==> flow/design.v <==
module avg(input clk, input [7:0]p1, input [7:0]p2, output reg [7:0]pout);
wire [7:0] outp;
assign outp = {1'b0 , p1[7:1]} + {1'b0 , p2[7:1]};
always@(posedge clk)
begin
	pout <= outp;
end 
endmodule
module subtract(input clk, input [7:0]p1, input [7:0]p2, output reg [7:0]pout);
wire [8:0] diff = {1'b0, p1} - {1'b0, p2};
wire [7:0] mag = diff[8] ? (8'd0 - diff[7:0]) : diff[7:0];
always@(posedge clk)
begin
	pout <= mag/2;
end 
endmodule
module wavelet_1d (clk ,pixel ,pix_out);
input clk ;
input [63:0] pixel ;
output reg [63:0] pix_out;
wire [63:0]pix_out_inter;
wire [63:0] out_illusion ;
genvar i;
	generate 
		for(i=0;i<4;i=i+1) 
		begin : name
			avg u0 (clk,pixel[16*i+7:16*i], pixel[16*i+15:16*i+8],out_illusion[8*i+7:8*i]);
			subtract u1 (clk,pixel[16*i+7:16*i], pixel[16*i+15:16*i+8],out_illusion[8*i+39:8*i+32]);
		end
	endgenerate 
	assign pix_out_inter = {out_illusion[31:0],out_illusion[63:32]};
always@(posedge clk)
	begin
		pix_out <= pix_out_inter;
	end
endmodule
module wavelet_2d (clk ,pixel_out1, pixel_out2 ,pixelcol_out1,pixelcol_out2,dwt_valid);
input clk ;
input [63:0] pixel_out1, pixel_out2 ;
output reg [63:0] pixelcol_out1,pixelcol_out2;
output reg dwt_valid;
wire [63:0]pixelcol1_inter,pixelcol2_inter;
wire [63:0] out_illusion20 ;
wire [63:0] out_illusion21;
genvar j;
	generate 
		for(j=0;j<8;j=j+1) 
		begin : name
			avg u0 (clk,pixel_out1[8*j+7:8*j], pixel_out2[8*j+7:8*j],out_illusion20[8*j+7:8*j]);
			subtract u1 (clk,pixel_out2[8*j+7:8*j], pixel_out1[8*j+7:8*j], out_illusion21[8*j+7:8*j]);
		end
	endgenerate 
	assign pixelcol1_inter = out_illusion20;
	assign pixelcol2_inter = out_illusion21;
always@(posedge clk)
	begin
		pixelcol_out1 <= pixelcol1_inter;
		pixelcol_out2 <= pixelcol2_inter;
	   dwt_valid <= 1'b1;
	end
endmodule
module DWT(clk, inp1,inp2,inp3,inp4,inp5,inp6,inp7,inp8, outp1,outp2,outp3,outp4,outp5,outp6,outp7,outp8,dwt_valid);
input clk;
input [63:0]inp1,inp2,inp3,inp4,inp5,inp6,inp7,inp8;
output [63:0] outp1,outp2,outp3,outp4,outp5,outp6,outp7,outp8;
output dwt_valid;
wire [63:0] inp_1d [7:0];
wire [63:0] out_1d [7:0];
wire dwt_valid1, dwt_valid2, dwt_valid3, dwt_valid4;
assign inp_1d [0] = inp1;
assign inp_1d [1] = inp2;
assign inp_1d [2] = inp3;
assign inp_1d [3] = inp4;
assign inp_1d [4] = inp5;
assign inp_1d [5] = inp6;
assign inp_1d [6] = inp7;
assign inp_1d [7] = inp8;
genvar j;
	generate 
		for(j=0;j<8;j=j+1) 
		begin : name
			wavelet_1d u0(clk,inp_1d[j],out_1d[j]);
		end
	endgenerate 
wavelet_2d x1 (clk, out_1d[0],out_1d[1],outp1,outp5,dwt_valid1);
wavelet_2d x2 (clk, out_1d[2],out_1d[3],outp2,outp6,dwt_valid2);
wavelet_2d x3 (clk, out_1d[4],out_1d[5],outp3,outp7,dwt_valid3);
wavelet_2d x4 (clk, out_1d[6],out_1d[7],outp4,outp8,dwt_valid4);
assign dwt_valid = dwt_valid1 && dwt_valid2 && dwt_valid3 && dwt_valid4;
endmodule
; ---- Tool chain data of DWT
; What the tools print for DWT, step after step.
; Line numbers count from 1 in the design file above.
; Operators: Yosys type, input widths -> output width; for muxes data width and select width s.
; The mark -- stands for no value.
[setup]
top = DWT
clk_port = clk
cell_library = sky130hd
pvt_corner = tt_025C_1v80

; ---- After elaboration
; Yosys after proc, flatten, opt, wreduce and memory -nomap, before mapping. Enables and synchronous resets that opt folds into registers are not counted as muxes. Print and check cells are not counted. Equal cells are merged and count once.
[bits]
elab_cells = 400
reg_bits = 1920
in_bits = 513
out_inout_bits = 513
[classes]
n_addsub = 192
n_mux = 64
[op_table]
columns = operator, count
row1 = $sub 1x8->8 const A, 64
row2 = $mux 8, 64
row3 = $sub 8x8->9, 48
row4 = $add 7x7->8, 48
row5 = $sub 7x7->8, 16
row6 = $add 6x6->7, 16

; ---- Depth
; Depth = most cells in a row (Yosys ltp): at word level without a register or memory, in the mapped netlist without a sequential cell, where the memories' decode and read muxes count.
[depth]
word_depth = 3
abc_area = 0
ltp_mapped = 10
depth_no_buf = 10

; ---- Netlist
; Yosys stat after the flow's synthesis: flattened, memories mapped to cells. It holds for the ABC_AREA given above (unset counts as 0); a run with the other value may have another netlist.
[types]
columns = type, count
row1 = sky130_fd_sc_hd__dfxtp_1, 1888
row2 = sky130_fd_sc_hd__ha_1, 992
row3 = sky130_fd_sc_hd__xnor2_1, 729
row4 = sky130_fd_sc_hd__inv_1, 1160
row5 = sky130_fd_sc_hd__nor2_1, 774
row6 = sky130_fd_sc_hd__fa_1, 128
row7 = sky130_fd_sc_hd__a21oi_1, 503
row8 = sky130_fd_sc_hd__o21bai_1, 329
row9 = sky130_fd_sc_hd__xor2_1, 246
row10 = sky130_fd_sc_hd__o31ai_1, 144
row11 = sky130_fd_sc_hd__o21a_1, 109
row12 = sky130_fd_sc_hd__mux2_2, 63
row13 = sky130_fd_sc_hd__a211oi_1, 86
row14 = sky130_fd_sc_hd__o21ai_0, 112
row15 = sky130_fd_sc_hd__nand3_1, 106
row16 = sky130_fd_sc_hd__a31oi_1, 82
row17 = sky130_fd_sc_hd__o21bai_2, 39
row18 = sky130_fd_sc_hd__nor2b_1, 64
; Not listed: further types 31, cells in them 475.
[synth_totals]
cells = 8029
mapped_area_um2 = 82591.7
flip_flops = 1888
buffers = 98
; By module: a second synthesis without flattening, with its own total; a netlist apart from the flattened one above.
[unflattened]
cells_unflattened = 8841
area_unflattened_um2 = 89980.0
; Rows give one instance, submodules left out.
[by_module]
columns = module, mod_area_um2, n_inst, cells
row1 = subtract, 648.1, 64, 76
row2 = avg, 436.7, 64, 46
row3 = wavelet_2d, 2573.7, 4, 130
row4 = wavelet_1d, 1281.2, 8, 64
row5 = DWT, 8.8, 1, 1

; ---- Timing after synthesis
; OpenSTA on the mapped netlist: ideal clock, no wires. The path of least setup slack (recovery checks aside). Input and output delay are each 20% of the period. Register names are those of the netlist, which keeps one name where synthesis merged equal registers.
[synth_path]
kind = in2reg
startpoint = in inp1[0]
endpoint = reg name[0].u0.name[0].u1.pout[6]
clock_period_ps = 4500
t_arrival_ps = 2556
t_required_ps = 4379
delay_ps = 1777
t_first_pin_ps = 900
path_slack_ps = 1823
driving_pins = 10
in_delay_ps = 900
synth_period_reached_ps = 2677
; "delay_ps" is the arrival time less input delay plus setup time.
; "driving_pins" counts driving pins, that of a launching flip-flop among them; a cell with two outputs on the path counts twice.
; "synth_period_reached_ps" = period - worst setup slack (recovery checks aside). The figure is calculated, with input and output delays left at 20% of the set period.
; Between the ends stands the longest chain of elaborated cells between them, by number of cells; it is not shown to be the way that was timed. Of several equally long chains one is given.
; Each line given opens the expression or statement behind the cell; cells for indexed reads and writes are added by Yosys, which also makes memories of some case tables.
[synth_via]
cell_sequence = sky130_fd_sc_hd__inv_1 > sky130_fd_sc_hd__ha_1 > sky130_fd_sc_hd__inv_1 > sky130_fd_sc_hd__fa_1 > sky130_fd_sc_hd__a211oi_1 > sky130_fd_sc_hd__o21bai_1 > sky130_fd_sc_hd__a21oi_1 > sky130_fd_sc_hd__xor2_1 > sky130_fd_sc_hd__a31oi_1 > sky130_fd_sc_hd__xnor2_1
elab_chain_len = 3
cells_between = 3
cone_lines = 2
classes_between = 2 x add/sub; 1 x mux
[synth_rtl]
columns = element, line_no
row1 = "start, declared", 64  ; input [63:0]inp1,inp2,inp3,inp4,inp5,inp6,inp7,inp8;
row2 = $sub 8x8->9, 10  ; wire [8:0] diff = {1'b0, p1} - {1'b0, p2};
row3 = $sub 1x8->8, 11  ; wire [7:0] mag = diff[8] ? (8'd0 - diff[7:0]) : diff[7:0];
row4 = $mux 8, 11
row5 = "end, assigned", 14  ; pout <= mag/2;
row6 = "end, declared", 9  ; module subtract(input clk, input [7:0]p1, input [7:0]p2, output reg [7:0]pout);

; ---- Path in the finished layout
; From the final timing report of run 1: the path of least setup slack in the routed layout; clock arrival at registers is part of the times.
; The path's times are printed in steps of 10 ps; the period is the one set.
[layout_path]
kind = reg2out
startpoint = reg x2.pixelcol_out1[6]
endpoint = out outp2[6]
driving_pins = 2
t_first_pin_ps = 820
clock_period_ps = 4140
t_arrival_ps = 2200
t_required_ps = 3310
path_slack_ps = 1110
output_delay_ps = 830
[layout_via]
cell_sequence = sky130_fd_sc_hd__dfxtp_1 > sky130_fd_sc_hd__clkdlybuf4s50_1
elab_chain_len = 0
cells_between = 0
cone_lines = 0
[layout_rtl]
columns = element, line_no
row1 = "start, declared", 40  ; output reg [63:0] pixelcol_out1,pixelcol_out2;
row2 = "start, assigned", 57  ; pixelcol_out1 <= pixelcol1_inter;
row3 = "end, declared", 65  ; output [63:0] outp1,outp2,outp3,outp4,outp5,outp6,outp7,outp8;

Wiki page: DWT / flow data

Module DWT, platform sky130hd: 2 stored runs of the flow (Yosys, OpenROAD) with differing settings, in no particular order. Input and output delays are each 20% of the period that was set; the output load is 0.01 pF.
"worst_path_ps" = time allowed to the worst setup path (clock period - input delay - output delay, where it has them) - its slack; a late launch clock adds to it, a late capture clock takes from it.
"worst_path_ps" is given in steps of 10 ps.

# run 1
==> flow/run.sh <==
#!/bin/bash
# the make line also repeats the synthesis and layout settings of config.mk as NAME=value (left out here)
make -C /OpenROAD-flow-scripts/flow DESIGN_CONFIG=/design/flow/config.mk WORK_HOME=/design/flow/orfs CLKGATE_MAP_FILE= finish
==> flow/config.mk <==
export PLATFORM = sky130hd
export DESIGN_NAME = DWT
export DESIGN_NICKNAME = DWT
export VERILOG_FILES = /design/flow/design.v
export SDC_FILE = /design/flow/constraint.sdc
export NUM_CORES = 4
export LEC_CHECK = 0
export ABC_AREA = 0
export CAP_MARGIN = 10
export CELL_PAD_IN_SITES_GLOBAL_PLACEMENT = 3
export CORE_MARGIN = 6
export CORE_UTILIZATION = 33
export CTS_CLUSTER_SIZE = 76
export GPL_ROUTABILITY_DRIVEN = 1
export GPL_TIMING_DRIVEN = 1
export MAX_ROUTING_LAYER = met5
export MIN_ROUTING_LAYER = met2
export PLACE_DENSITY_LB_ADDON = 0.21
export SETUP_SLACK_MARGIN = 0.5
export SLEW_MARGIN = 10
export TNS_END_PERCENT = 80
==> flow/constraint.sdc <==
create_clock -name core_clock -period 4.14 [get_ports {clk}]
set_input_delay 0.8280 -clock core_clock [delete_from_list [all_inputs] [get_ports {clk}]]
set_output_delay 0.8280 -clock core_clock [all_outputs]
set_load 0.01 [all_outputs]

==> run 1: results <==
synthArea_um2=82591.7
final_die_area_um2=262426.0
final_stdcell_area_um2=103669.0
util_frac=0.417
fin_ws_ps=1109
setup_tns_ps=0
final_hold_ws_ps=299
worst_path_ps=2200
worst_setup_path_type="reg2out"

# run 2
==> flow/run.sh <==
#!/bin/bash
# the make line also repeats the synthesis and layout settings of config.mk as NAME=value (left out here)
make -C /OpenROAD-flow-scripts/flow DESIGN_CONFIG=/design/flow/config.mk WORK_HOME=/design/flow/orfs CLKGATE_MAP_FILE= finish
==> flow/config.mk <==
export PLATFORM = sky130hd
export DESIGN_NAME = DWT
export DESIGN_NICKNAME = DWT
export VERILOG_FILES = /design/flow/design.v
export SDC_FILE = /design/flow/constraint.sdc
export NUM_CORES = 4
export LEC_CHECK = 0
export ABC_AREA = 1
export CAP_MARGIN = 20
export CELL_PAD_IN_SITES_GLOBAL_PLACEMENT = 2
export CORE_MARGIN = 2
export CORE_UTILIZATION = 40
export GPL_TIMING_DRIVEN = 0
export SETUP_SLACK_MARGIN = 0.43
export SLEW_MARGIN = 5
==> flow/constraint.sdc <==
create_clock -name core_clock -period 4.5 [get_ports {clk}]
set_input_delay 0.9000 -clock core_clock [delete_from_list [all_inputs] [get_ports {clk}]]
set_output_delay 0.9000 -clock core_clock [all_outputs]
set_load 0.01 [all_outputs]

==> run 2: results <==
synthArea_um2=89935.0
final_die_area_um2=228647.0
final_stdcell_area_um2=110810.0
util_frac=0.494
fin_ws_ps=1661
setup_tns_ps=0
final_hold_ws_ps=292
worst_path_ps=1940
worst_setup_path_type="reg2out"
